==> flow/design.v <==
module mux2 #(parameter width = 16)
(
input sel,
input [width-1:0] a, b,
output logic [width-1:0] f
);
always_comb
begin
if (sel == 0)
f = a;
else
f = b;
end
endmodule
module mux4 #(parameter width = 16)
(
input [1:0] sel,
input [width-1:0] a, b, c, d,
output logic [width-1:0] f
);
always_comb
begin
if (sel == 2'b00)
f = a;
else if (sel == 2'b01)
f = b;
else if (sel == 2'b10)
f = c;
else
f = d;
end
endmodule
module register #(parameter width = 16)
(
    input clk,
    input load,
    input [width-1:0] in,
    output logic [width-1:0] out
);
logic [width-1:0] data;
always_ff @(posedge clk)
begin
    if (load)
    begin
        data <= in;
    end
end
always_comb
begin
    out = data;
end
endmodule
module array #(parameter width = 128, parameter has_reset = 0)
(
    input clk,
    input rst,
    input write,
    input logic [2:0] index,
    input [width-1:0] datain,
    output logic [width-1:0] dataout
);
logic [width-1:0] data [7:0];
always_ff @(posedge clk)
begin
    if (has_reset && rst)
    begin
        for (int i = 0; i < 8; i++)
        begin
            data[i] <= '0;
        end
    end
    else if (write == 1)
    begin
        data[index] <= datain;
    end
end
assign dataout = data[index];
endmodule
module cpudatainmux
(
	input [15:0] cpu_sel,
	input logic [127:0] dat_o_cpu,
	input logic [127:0] dat_i_cpu,
	output logic [127:0] cpudatainmux_out
);
mux2 #(.width (8)) cpudatainmux0
(
	.sel(cpu_sel[0]),
	.a(dat_o_cpu[7:0]), 
	.b(dat_i_cpu[7:0]),
	.f(cpudatainmux_out[7:0])
);
mux2 #(.width (8)) cpudatainmux1
(
	.sel(cpu_sel[1]),
	.a(dat_o_cpu[15:8]), 
	.b(dat_i_cpu[15:8]),
	.f(cpudatainmux_out[15:8])
);
mux2 #(.width (8)) cpudatainmux2
(
	.sel(cpu_sel[2]),
	.a(dat_o_cpu[23:16]), 
	.b(dat_i_cpu[23:16]),
	.f(cpudatainmux_out[23:16])
);
mux2 #(.width (8)) cpudatainmux3
(
	.sel(cpu_sel[3]),
	.a(dat_o_cpu[31:24]), 
	.b(dat_i_cpu[31:24]),
	.f(cpudatainmux_out[31:24])
);
mux2 #(.width (8)) cpudatainmux4
(
	.sel(cpu_sel[4]),
	.a(dat_o_cpu[39:32]), 
	.b(dat_i_cpu[39:32]),
	.f(cpudatainmux_out[39:32])
);
mux2 #(.width (8)) cpudatainmux5
(
	.sel(cpu_sel[5]),
	.a(dat_o_cpu[47:40]), 
	.b(dat_i_cpu[47:40]),
	.f(cpudatainmux_out[47:40])
);
mux2 #(.width (8)) cpudatainmux6
(
	.sel(cpu_sel[6]),
	.a(dat_o_cpu[55:48]), 
	.b(dat_i_cpu[55:48]),
	.f(cpudatainmux_out[55:48])
);
mux2 #(.width (8)) cpudatainmux7
(
	.sel(cpu_sel[7]),
	.a(dat_o_cpu[63:56]), 
	.b(dat_i_cpu[63:56]),
	.f(cpudatainmux_out[63:56])
);
mux2 #(.width (8)) cpudatainmux8
(
	.sel(cpu_sel[8]),
	.a(dat_o_cpu[71:64]), 
	.b(dat_i_cpu[71:64]),
	.f(cpudatainmux_out[71:64])
);
mux2 #(.width (8)) cpudatainmux9
(
	.sel(cpu_sel[9]),
	.a(dat_o_cpu[79:72]), 
	.b(dat_i_cpu[79:72]),
	.f(cpudatainmux_out[79:72])
);
mux2 #(.width (8)) cpudatainmux10
(
	.sel(cpu_sel[10]),
	.a(dat_o_cpu[87:80]), 
	.b(dat_i_cpu[87:80]),
	.f(cpudatainmux_out[87:80])
);
mux2 #(.width (8)) cpudatainmux11
(
	.sel(cpu_sel[11]),
	.a(dat_o_cpu[95:88]), 
	.b(dat_i_cpu[95:88]),
	.f(cpudatainmux_out[95:88])
);
mux2 #(.width (8)) cpudatainmux12
(
	.sel(cpu_sel[12]),
	.a(dat_o_cpu[103:96]), 
	.b(dat_i_cpu[103:96]),
	.f(cpudatainmux_out[103:96])
);
mux2 #(.width (8)) cpudatainmux13
(
	.sel(cpu_sel[13]),
	.a(dat_o_cpu[111:104]), 
	.b(dat_i_cpu[111:104]),
	.f(cpudatainmux_out[111:104])
);
mux2 #(.width (8)) cpudatainmux14
(
	.sel(cpu_sel[14]),
	.a(dat_o_cpu[119:112]), 
	.b(dat_i_cpu[119:112]),
	.f(cpudatainmux_out[119:112])
);
mux2 #(.width (8)) cpudatainmux15
(
	.sel(cpu_sel[15]),
	.a(dat_o_cpu[127:120]), 
	.b(dat_i_cpu[127:120]),
	.f(cpudatainmux_out[127:120])
);
endmodule
module cache_datapath
(
    input clk,
    input rst,
    input logic [15:0] adr_i_cpu_in,
	 input way0_write,
	 input v0_write,
	 input v0_in,
	 input dirty0_write,
	 input dirty0_in,
	 input way1_write,
	 input v1_write,
	 input v1_in,
	 input dirty1_write,
	 input dirty1_in,
	 input lru_write,
	 input lru_in,
	 output logic lru_out,
	 input datainmux_sel,
	 input memaddrmux_sel,
	 output logic dirty,
	 output logic hit,
	 output logic hit0,
	 output logic [127:0] dat_o_cpu,
	 input [15:0] cpu_sel,
	 input logic [127:0] dat_i_cpu_in,
	 output logic [127:0] dat_o_mem,
	 output logic [15:0] adr_o_mem,
	 input logic [127:0] dat_i_mem,
	 input load_mar,
	 input load_mdr,
	 input reginmux_sel,
	 input addrregmux_sel
);
logic [127:0] datainmux_out;
logic [127:0] data0_out;
logic [8:0] tag0_out;
logic valid0_out;
logic dirty0_out;
logic comp0_out;
logic [127:0] data1_out;
logic [8:0] tag1_out;
logic [8:0] tagmux_out;
logic valid1_out;
logic dirty1_out;
logic comp1_out;
logic hit1;
logic [15:0] write_back_addr;
logic [127:0] cpudatainmux_out;
logic [15:0] memaddrmux_out;
logic [127:0] memdatamux_out;
logic [15:0] adr_i_cpu;
logic [127:0] dat_i_cpu;
logic [15:0] mar_in;
logic [15:0] mar_out;
assign hit0 = (adr_i_cpu_in[15:7] == tag0_out) & valid0_out;
assign hit1 = (adr_i_cpu_in[15:7] == tag1_out) & valid1_out;
assign hit = hit0 | hit1;
assign write_back_addr = {tagmux_out,adr_i_cpu_in[6:4],4'b0000};
assign adr_o_mem = mar_out;
array #(.width(128)) data0
(
    .clk(clk),
    .rst(rst),
    .write(way0_write),
    .index(adr_i_cpu[6:4]),
    .datain(datainmux_out),
    .dataout(data0_out)
);
array #(.width(9)) tag0
(
    .clk(clk),
    .rst(rst),
    .write(way0_write),
    .index(adr_i_cpu[6:4]),
    .datain(adr_i_cpu[15:7]),
    .dataout(tag0_out)
);
array #(.width(1), .has_reset(1)) valid0
(
    .clk(clk),
    .rst(rst),
    .write(v0_write),
    .index(adr_i_cpu[6:4]),
    .datain(v0_in),
    .dataout(valid0_out)
);
array #(.width(1), .has_reset(1)) dirty0
(
    .clk(clk),
    .rst(rst),
    .write(dirty0_write),
    .index(adr_i_cpu[6:4]),
    .datain(dirty0_in),
    .dataout(dirty0_out)
);
array #(.width(128)) data1
(
    .clk(clk),
    .rst(rst),
    .write(way1_write),
    .index(adr_i_cpu[6:4]),
    .datain(datainmux_out),
    .dataout(data1_out)
);
array #(.width(9)) tag1
(
    .clk(clk),
    .rst(rst),
    .write(way1_write),
    .index(adr_i_cpu[6:4]),
    .datain(adr_i_cpu[15:7]),
    .dataout(tag1_out)
);
array #(.width(1), .has_reset(1)) valid1
(
    .clk(clk),
    .rst(rst),
    .write(v1_write),
    .index(adr_i_cpu[6:4]),
    .datain(v1_in),
    .dataout(valid1_out)
);
array #(.width(1), .has_reset(1)) dirty1
(
    .clk(clk),
    .rst(rst),
    .write(dirty1_write),
    .index(adr_i_cpu[6:4]),
    .datain(dirty1_in),
    .dataout(dirty1_out)
);
array #(.width(1), .has_reset(1)) lru
(
    .clk(clk),
    .rst(rst),
    .write(lru_write),
    .index(adr_i_cpu[6:4]),
    .datain(lru_in),
    .dataout(lru_out)
);
mux2 #(.width (128)) cpudatamux
(
	.sel(hit0),
	.a(data1_out), 
	.b(data0_out),
	.f(dat_o_cpu)
);
mux2 #(.width (128)) memdatamux
(
	.sel(lru_out),
	.a(data0_out), 
	.b(data1_out),
	.f(dat_o_mem)
);
mux2 #(.width (9)) tagmux
(
	.sel(lru_out),
	.a(tag0_out), 
	.b(tag1_out),
	.f(tagmux_out)
);
mux2 #(.width (1)) dirtymux
(
	.sel(lru_out),
	.a(dirty0_out), 
	.b(dirty1_out),
	.f(dirty)
);
mux2 #(.width (128)) datainmux
(
	.sel(datainmux_sel),
	.a(dat_i_mem), 
	.b(cpudatainmux_out),
	.f(datainmux_out)
);
cpudatainmux cpudatainmux1
(
	.cpu_sel,
	.dat_o_cpu,
	.dat_i_cpu,
	.cpudatainmux_out
);
assign dat_i_cpu = dat_i_cpu_in;
register #(.width(16)) mar
(
    .clk(clk),
    .load(load_mar),
    .in(mar_in),
    .out(mar_out)
);
mux2 #(.width (16)) addrregmux
(
	.sel(addrregmux_sel),
	.a(adr_i_cpu_in), 
	.b(mar_out),
	.f(adr_i_cpu)
);
mux2 #(.width (16)) reginmux
(
	.sel(reginmux_sel),
	.a(adr_i_cpu_in), 
	.b(write_back_addr),
	.f(mar_in)
);
endmodule
module cache_control
(
	 input clk,
	 input rst,
	 output logic way0_write,
	 output logic v0_write,
	 output logic v0_in,
	 output logic dirty0_write,
	 output logic dirty0_in,
	 output logic way1_write,
	 output logic v1_write,
	 output logic v1_in,
	 output logic dirty1_write,
	 output logic dirty1_in,
	 output logic lru_write,
	 output logic lru_in,
	 input lru_out,
	 output logic datainmux_sel,
	 output logic memaddrmux_sel,
	 input dirty,
	 input hit,
	 input hit0,
	 input mem_ack,
	 input mem_rty,
	 output logic mem_cyc,
	 output logic mem_stb,
	 output logic mem_we,
	 input cpu_cyc,
	 input cpu_stb,
	 input cpu_we,
	 output logic cpu_ack,
	 output logic load_mdr,
	 output logic reginmux_sel,
	 output logic addrregmux_sel,
	 output logic load_mar
);
localparam [1:0] hit_idle   = 2'd0,
                 allocate   = 2'd1,
                 write_back = 2'd2,
                 strobe     = 2'd3;
logic [1:0] state, next_states;
always_comb
begin : state_actions
	 way0_write = 1'b0;
	 v0_write = 1'b0;
	 v0_in = 1'b0;
	 dirty0_write= 1'b0;
	 dirty0_in= 1'b0;
	 way1_write = 1'b0;
	 v1_write= 1'b0;
	 v1_in= 1'b0;
	 dirty1_write= 1'b0;
	 dirty1_in= 1'b0;
	 lru_write= 1'b0;
	 lru_in = 1'b0;
	 datainmux_sel= 1'b0;
	 memaddrmux_sel= 1'b0;
	 mem_cyc = 1'b0;
	 mem_stb = 1'b0;
	 mem_we = 1'b0;
	 cpu_ack = 1'b0;
	load_mdr = (cpu_cyc & cpu_stb);
	addrregmux_sel = 1'b0;
	 case(state)
		hit_idle: begin
			if (cpu_cyc & cpu_stb  & hit ) begin
				if (hit0) begin
					lru_in = 1;
					lru_write = 1;
				end
				else begin
					lru_in = 0;
					lru_write = 1;
				end
				if (cpu_we) begin
					datainmux_sel = 1;
					if(hit0) begin
						way0_write = 1;
						v0_write = 1;
						v0_in = 1;
						dirty0_write= 1;
						dirty0_in= 1;
					end
					else begin
						way1_write = 1;
						v1_write = 1;
						v1_in = 1;
						dirty1_write= 1;
						dirty1_in= 1;
					end
				end
				cpu_ack = 1'b1;
			end
		end
		allocate: begin
			mem_cyc = 1;
			mem_stb = 1;
			mem_we = 0;
			addrregmux_sel = 1;
			if(lru_out == 0) begin
				way0_write = 1;
				v0_write = 1;
				v0_in = 1;
				dirty0_write= 1;
				dirty0_in= 0;
			end
			else begin
				way1_write = 1;
				v1_write = 1;
				v1_in = 1;
				dirty1_write= 1;
				dirty1_in= 0;
			end
		end
		write_back: begin
		addrregmux_sel = 1;
			memaddrmux_sel = 1;
			mem_we = 1;
			mem_cyc = 1;
			mem_stb = 1;
		end
		strobe: begin
			mem_cyc = 0;
			mem_stb = 0;
		end
		default:  ;
	endcase
end
always_comb
begin : next_state_logic
	  next_states = state;
	  reginmux_sel = 0;
	  load_mar = 0;
	  case(state)
		hit_idle:	
			if(cpu_cyc & cpu_stb) begin
					if(hit == 1) next_states = hit_idle;
						else begin 
							load_mar = 1;
							if(dirty == 0) 
							begin
								next_states = allocate;
							end
							else 
							begin
								next_states = write_back;
								reginmux_sel = 1;
							end
						end
			end
		allocate: if (mem_ack == 0) next_states = allocate;
						else next_states = hit_idle;
		write_back: if (mem_ack == 0) next_states = write_back;
						else next_states = strobe;
		strobe: begin
			load_mar = 1;
			next_states = allocate;
		end
	endcase
end
always_ff @(posedge clk)
begin: next_state_assignment
	 if (rst)
		state <= hit_idle;
	 else
		state <= next_states;
end
endmodule
module cache
(
    input clk,
    input rst,
    input  [11:0]  cpu_adr,
    input  [127:0] cpu_dat_m,
    input  [15:0]  cpu_sel,
    input          cpu_cyc,
    input          cpu_stb,
    input          cpu_we,
    output [127:0] cpu_dat_s,
    output         cpu_ack,
    output         cpu_rty,
    output [11:0]  mem_adr,
    output [127:0] mem_dat_m,
    output [15:0]  mem_sel,
    output         mem_cyc,
    output         mem_stb,
    output         mem_we,
    input  [127:0] mem_dat_s,
    input          mem_ack,
    input          mem_rty
);
logic way0_write;
logic v0_write;
logic v0_in;
logic dirty0_write;
logic dirty0_in;
logic way1_write;
logic v1_write;
logic v1_in;
logic dirty1_write;
logic dirty1_in;
logic lru_write;
logic lru_in;
logic lru_out;
logic datainmux_sel;
logic memaddrmux_sel;
logic dirty;
logic hit;
logic hit0;
logic load_mar;
logic load_mdr;
logic [15:0] adr_i_cpu;
logic [15:0] adr_o_mem;
logic reginmux_sel;
logic addrregmux_sel;
assign cpu_rty = cpu_stb & cpu_cyc & (!cpu_ack);
assign adr_i_cpu = {cpu_adr,4'b0000};
assign mem_sel = 16'b1111111111111111;
assign mem_adr = adr_o_mem[15:4];
cache_control cache_controller
(
	 .clk(clk),
	 .rst(rst),
	 .way0_write,
	 .v0_write,
	 .v0_in,
	 .dirty0_write,
	 .dirty0_in,
	 .way1_write,
	 .v1_write,
	 .v1_in,
	 .dirty1_write,
	 .dirty1_in,
	 .lru_write,
	 .lru_in,
	 .lru_out,
	 .datainmux_sel,
	 .memaddrmux_sel,
	 .dirty,
	 .hit,
	 .hit0,
	 .mem_ack,
	 .mem_rty,
	 .mem_cyc,
	 .mem_stb,
	 .mem_we,
	 .cpu_cyc,
	 .cpu_stb,
	 .cpu_we,
	 .cpu_ack,
	 .load_mar,
	 .load_mdr,
	 .reginmux_sel,
	 .addrregmux_sel
);
cache_datapath cache_datapath1
(
    .clk(clk),
    .rst(rst),
    .adr_i_cpu_in(adr_i_cpu),
	 .way0_write,
	 .v0_write,
	 .v0_in,
	 .dirty0_write,
	 .dirty0_in,
	 .way1_write,
	 .v1_write,
	 .v1_in,
	 .dirty1_write,
	 .dirty1_in,
	 .lru_write,
	 .lru_in,
	 .lru_out,
	 .datainmux_sel,
	 .memaddrmux_sel,
	 .dirty,
	 .hit,
	 .hit0,
	 .dat_o_cpu(cpu_dat_s),
	 .cpu_sel,
	 .dat_i_cpu_in(cpu_dat_m),
	 .dat_o_mem(mem_dat_m),
	 .adr_o_mem,
	 .dat_i_mem(mem_dat_s),
	 .load_mar,
	 .load_mdr,
	 .reginmux_sel,
	 .addrregmux_sel
);
endmodule
# Tool chain data of cache
# Tool output for the design above, in the order of the flow.
# Line numbers count from 1 in the design file above.
# Cell names lack the library's common part.
# A cell with n/a has no value.
[design]
top_module = "cache"
clock_port = "clk"
lib = "sky130hd"
lib_corner = "tt_025C_1v80"

# Word level
# Counts by Yosys on the flattened word-level netlist (proc, flatten, opt, wreduce; memories kept). Register bits leave out memories and registers merged into their read ports (data or address). Print and check cells are left out. Cells with the same type and inputs are merged into one.
# Yosys's memory passes give these memory sizes; they may raise the number of words (mostly to a power of two), join words into wider ones and drop unused or constant bits.
[word_totals]
reg_bits = 18
ram_bits = 2232
mem_count = 9
out_inout_bits = 289
elab_cells = 125
[op_classes]
eq_ne = 6
n_mux = 93
logic = 6
reduce_logical = 9
[mem_list]
columns = ["name", "size", "width", "line", "text"]
rows = [
  ["cache_datapath1.data0.data", 8, 128, 62, "logic [width-1:0] data [7:0];"],
  ["cache_datapath1.data1.data", 8, 128, 62, ""],
  ["cache_datapath1.tag0.data", 8, 9, 62, ""],
  ["cache_datapath1.tag1.data", 8, 9, 62, ""],
  ["cache_datapath1.dirty0.data", 8, 1, 62, ""],
  ["cache_datapath1.dirty1.data", 8, 1, 62, ""],
]
# Further memories, not shown: 3.
[op_table]
columns = ["operator", "n"]
rows = [
  ["128-bit two-way mux", 7],
  ["8-bit two-way mux", 16],
  ["32-bit by 1-bit logical AND with 1-bit output with constant A", 2],
  ["9-bit two-way mux", 5],
  ["1-bit two-way mux", 40],
  ["16-bit two-way mux", 2],
  ["3-bit two-way mux", 8],
  ["9-bit equality test", 2],
  ["1-bit case mux with 2-bit select", 8],
  ["1-bit case mux with 3-bit select", 3],
  ["2-bit case mux with 4-bit select", 1],
  ["2-bit OR reduction", 3],
  ["3-bit OR reduction", 2],
  ["2-bit two-way mux", 3],
  ["1-bit bitwise AND", 5],
  ["2-bit equality test with constant B", 2],
  ["2-bit by 1-bit equality test with 1-bit output with constant B", 1],
  ["2-bit by 1-bit inequality test with 1-bit output with constant B", 1],
  ["2-bit logical NOT", 1],
  ["1-bit bitwise OR", 1],
  ["1-bit logical NOT", 1],
]

# Logic depth
# Longest topological path by Yosys (ltp), each cell counted once; first at word level (registers and memories cut), then after technology mapping (sequential cells cut; the memories' decode and read muxes count).
[logic_depth]
depth_word = 9
ABC_AREA = 0
depth_mapped = 19

# Netlist
# Yosys stat after the flow's synthesis: flattened, memories mapped to cells. It holds for the ABC_AREA given above (unset counts as 0); a run with the other value may have another netlist.
[synth_totals]
cells = 8550
mapped_area_um2 = 101730.1
seqArea_um2 = 67304.6
flip_flops = 2248
[by_type]
columns = ["cell", "n", "type_area_um2"]
rows = [
  ["edfxtp_1", 2228, 6.69E+04],
  ["nor2_1", 2360, 8.86E+03],
  ["a22oi_1", 442, 3.32E+03],
  ["mux2i_1", 218, 2.18E+03],
  ["nand2_1", 501, 1.88E+03],
  ["clkbuf_1", 419, 1.57E+03],
  ["buf_2", 311, 1.56E+03],
  ["a221oi_1", 155, 1.36E+03],
  ["a22o_1", 153, 1.34E+03],
  ["a21oi_1", 264, 1.32E+03],
  ["a222oi_1", 121, 1.21E+03],
  ["o31ai_2", 67, 838.304],
  ["o311ai_0", 78, 683.155],
  ["and3_1", 100, 625.6],
  ["inv_1", 164, 615.59],
  ["a211oi_1", 79, 593.069],
  ["buf_4", 67, 502.982],
  ["nor3_1", 96, 480.461],
]
# Other cell types: 58; their cells: 727.
# By module: a second synthesis without flattening, with its own total; a netlist apart from the flattened one above.
[hier_totals]
hier_cells = 7520
hier_area_um2 = 109112.1
# Rows give one instance, submodules left out.
[by_module]
columns = ["module", "instances", "n_cells", "mod_area_um2"]
rows = [
  ["array (width=128)", 2, 3072, 45610.0],
  ["array (width=9)", 2, 226, 3343.2],
  ["mux2 (width=128)", 3, 142, 1619.1],
  ["array", 5, 40, 479.2],
  ["mux2 (width=8)", 16, 9, 131.4],
  ["mux2 (width=16)", 2, 18, 249.0],
  ["register (width=16)", 1, 16, 480.5],
  ["cache_control", 1, 46, 364.1],
  ["cache_datapath", 1, 26, 210.2],
  ["mux2 (width=9)", 1, 10, 146.4],
  ["cache", 1, 19, 136.4],
  ["mux2 (width=1)", 1, 1, 15.0],
  ["cpudatainmux", 1, 0, 0.0],
]

# Path before layout
# OpenSTA on the mapped netlist: ideal clock, no wires. The path of least setup slack (recovery checks aside). Input and output delay are each 20% of the period. Register names are those of the netlist, which keeps one name where synthesis merged equal registers.
[synth_timing]
path_kind = "input-to-reg"
start = "input cpu_adr[0]"
end = "memory cache_datapath1.data1.data[5][0]"
clock_period_ns = 7.5
in_delay_ns = 1.500
setup_time_ns = 0.490
launch_ns = 1.500
arrival_time_ns = 6.864
required_time_ns = 7.010
slack_ns = 0.146
delay_ns = 5.854
stages = 14
period_less_setup_slack_ns = 7.354
# "delay_ns" = arrival - input delay + setup time.
# "stages": output pins that drive a net of the path, with the launching flip-flop's if there is one; two outputs of one cell count as two.
# "period_less_setup_slack_ns" = period - worst setup slack (recovery checks aside). The figure is calculated, with input and output delays left at 20% of the set period.
[synth_between]
cell_sequence = "o21ai_1 clkbuf_1 and3_1 a211oi_1 or4_1 xnor2_1 nor3_2 nand3_1 buf_2 o41ai_4 nand2_1 clkbuf_1 buf_2 inv_1"
[synth_rtl]
columns = ["item", "line", "text"]
rows = [
  ["start, declared", 577, "input  [11:0]  cpu_adr,"],
  ["end, declared", 62, "logic [width-1:0] data [7:0];"],
]
# No chain of elaborated cells between the ends is given.

# Timing after layout
# Path of least setup slack in the final report of job 2 (OpenROAD, finished layout, wires in). Where an end is a register, its clock arrival counts in the times.
[layout_timing]
path_kind = "input-to-output"
start = "input cpu_adr[1]"
end = "output cpu_dat_s[12]"
clock_period_ns = 7.5
in_delay_ns = 1.50
out_delay_ns = 1.50
launch_ns = 1.50
arrival_time_ns = 5.40
required_time_ns = 6.00
slack_ns = 0.60
stages = 14
# The rows between start and end are the longest chain of elaborated cells between them; the timing report does not say that the signal goes this way. Where chains are equally long, one stands for them.
# A line is the first line of the expression or statement that the cell stems from. Yosys adds cells for indexed reads and writes and turns some case tables into memories.
# The chain passes a memory read, where the word-level depth is cut; so it can be longer than that depth.
[layout_between]
cell_sequence = "buf_4 nand2b_4 buf_4 o21ai_2 buf_8 clkbuf_4 buf_12 clkbuf_2 buf_12 a221oi_1 o21ai_0 nor4_2 nor2_1 clkdlybuf4s50_1"
elab_chain_len = 5
cells_between = 8
cone_classes = "eq/ne (1); mux (2); logic (1); memory (4)"
[layout_rtl]
columns = ["item", "line", "text"]
rows = [
  ["start, declared", 577, "input  [11:0]  cpu_adr,"],
  ["16-bit two-way mux", 9, "if (sel == 0)"],
  ["memory 8 x 9 bit", 62, "logic [width-1:0] data [7:0];"],
  ["9-bit equality test", 254, "assign hit0 = (adr_i_cpu_in[15:7] == tag0_out) & valid0_out;"],
  ["1-bit bitwise AND", 254, ""],
  ["128-bit two-way mux", 9, ""],
  ["end, declared", 583, "output [127:0] cpu_dat_s,"],
]

Wiki page: cache / flow data

Design cache on sky130hd. What follows are 3 stored runs of the flow, each under its own settings; their order means nothing. The constraints put input and output delay at 20% of the set period each and load the outputs with 0.01 pF.
"achieved_clock_period_ns": clock period set for the run, less the worst setup slack. It is reckoned from that one timing run; input and output delays stay at 20% of the period that was set.

# job 1
==> flow/run.sh <==
#!/bin/bash
# the make line also repeats the synthesis and layout settings of config.mk as NAME=value (left out here)
make -C /OpenROAD-flow-scripts/flow DESIGN_CONFIG=/design/flow/config.mk WORK_HOME=/design/flow/orfs CLKGATE_MAP_FILE= finish
==> flow/config.mk <==
export PLATFORM = sky130hd
export DESIGN_NAME = cache
export DESIGN_NICKNAME = cache
export VERILOG_FILES = /design/flow/design.v
export SDC_FILE = /design/flow/constraint.sdc
export NUM_CORES = 4
export LEC_CHECK = 0
export ABC_AREA = 1
export CAP_MARGIN = 20
export CELL_PAD_IN_SITES_DETAIL_PLACEMENT = 2
export CORE_ASPECT_RATIO = 1.13
export CORE_MARGIN = 10
export CORE_UTILIZATION = 48
export CTS_CLUSTER_DIAMETER = 40
export GPL_ROUTABILITY_DRIVEN = 1
export GPL_TIMING_DRIVEN = 0
export HOLD_SLACK_MARGIN = -0.08
export MAX_ROUTING_LAYER = met4
export MIN_ROUTING_LAYER = met2
export PLACE_DENSITY = 0.9
export SETUP_SLACK_MARGIN = 2.81
export SLEW_MARGIN = 20
==> flow/constraint.sdc <==
create_clock -name core_clock -period 10.2 [get_ports {clk}]
set_input_delay 2.0400 -clock core_clock [delete_from_list [all_inputs] [get_ports {clk}]]
set_output_delay 2.0400 -clock core_clock [all_outputs]
set_load 0.01 [all_outputs]

==> job 1: results <==
outcome="unfinished; error DPL-0033 in clock tree synthesis"

# job 2
==> flow/run.sh <==
#!/bin/bash
# the make line also repeats the synthesis and layout settings of config.mk as NAME=value (left out here)
make -C /OpenROAD-flow-scripts/flow DESIGN_CONFIG=/design/flow/config.mk WORK_HOME=/design/flow/orfs CLKGATE_MAP_FILE= finish
==> flow/config.mk <==
export PLATFORM = sky130hd
export DESIGN_NAME = cache
export DESIGN_NICKNAME = cache
export VERILOG_FILES = /design/flow/design.v
export SDC_FILE = /design/flow/constraint.sdc
export NUM_CORES = 4
export LEC_CHECK = 0
export CAP_MARGIN = 20
export CELL_PAD_IN_SITES_DETAIL_PLACEMENT = 2
export CELL_PAD_IN_SITES_GLOBAL_PLACEMENT = 2
export CORE_ASPECT_RATIO = 1.05
export CORE_MARGIN = 4
export CORE_UTILIZATION = 24
export GPL_TIMING_DRIVEN = 0
export HOLD_SLACK_MARGIN = 0.11
export MIN_ROUTING_LAYER = met1
export PLACE_DENSITY = 0.6
export SETUP_SLACK_MARGIN = 1.31
export SLEW_MARGIN = 20
export TNS_END_PERCENT = 55
==> flow/constraint.sdc <==
create_clock -name core_clock -period 7.5 [get_ports {clk}]
set_input_delay 1.5000 -clock core_clock [delete_from_list [all_inputs] [get_ports {clk}]]
set_output_delay 1.5000 -clock core_clock [all_outputs]
set_load 0.01 [all_outputs]

==> job 2: results <==
yosys_chip_area_um2=101730.1
die_footprint_um2=434358.0
finalCellArea_um2=141625.0
worst_setup_slack_ns=0.602
worst_hold_slack_ns=0.468
achieved_clock_period_ns=6.898

# job 3
==> flow/run.sh <==
#!/bin/bash
# the make line also repeats the synthesis and layout settings of config.mk as NAME=value (left out here)
make -C /OpenROAD-flow-scripts/flow DESIGN_CONFIG=/design/flow/config.mk WORK_HOME=/design/flow/orfs CLKGATE_MAP_FILE= finish
==> flow/config.mk <==
export PLATFORM = sky130hd
export DESIGN_NAME = cache
export DESIGN_NICKNAME = cache
export VERILOG_FILES = /design/flow/design.v
export SDC_FILE = /design/flow/constraint.sdc
export NUM_CORES = 4
export LEC_CHECK = 0
export ABC_AREA = 1
export CAP_MARGIN = 20
export CELL_PAD_IN_SITES_DETAIL_PLACEMENT = 2
export CORE_ASPECT_RATIO = 1.13
export CORE_MARGIN = 10
export CORE_UTILIZATION = 48
export CTS_CLUSTER_DIAMETER = 40
export GPL_ROUTABILITY_DRIVEN = 1
export GPL_TIMING_DRIVEN = 1
export HOLD_SLACK_MARGIN = -0.08
export MAX_ROUTING_LAYER = met5
export MIN_ROUTING_LAYER = met2
export PLACE_DENSITY = 0.9
export SETUP_SLACK_MARGIN = 2.81
export SLEW_MARGIN = 20
==> flow/constraint.sdc <==
create_clock -name core_clock -period 10.2 [get_ports {clk}]
set_input_delay 2.0400 -clock core_clock [delete_from_list [all_inputs] [get_ports {clk}]]
set_output_delay 2.0400 -clock core_clock [all_outputs]
set_load 0.01 [all_outputs]

==> job 3: results <==
outcome="unfinished; error DPL-0033 in clock tree synthesis"
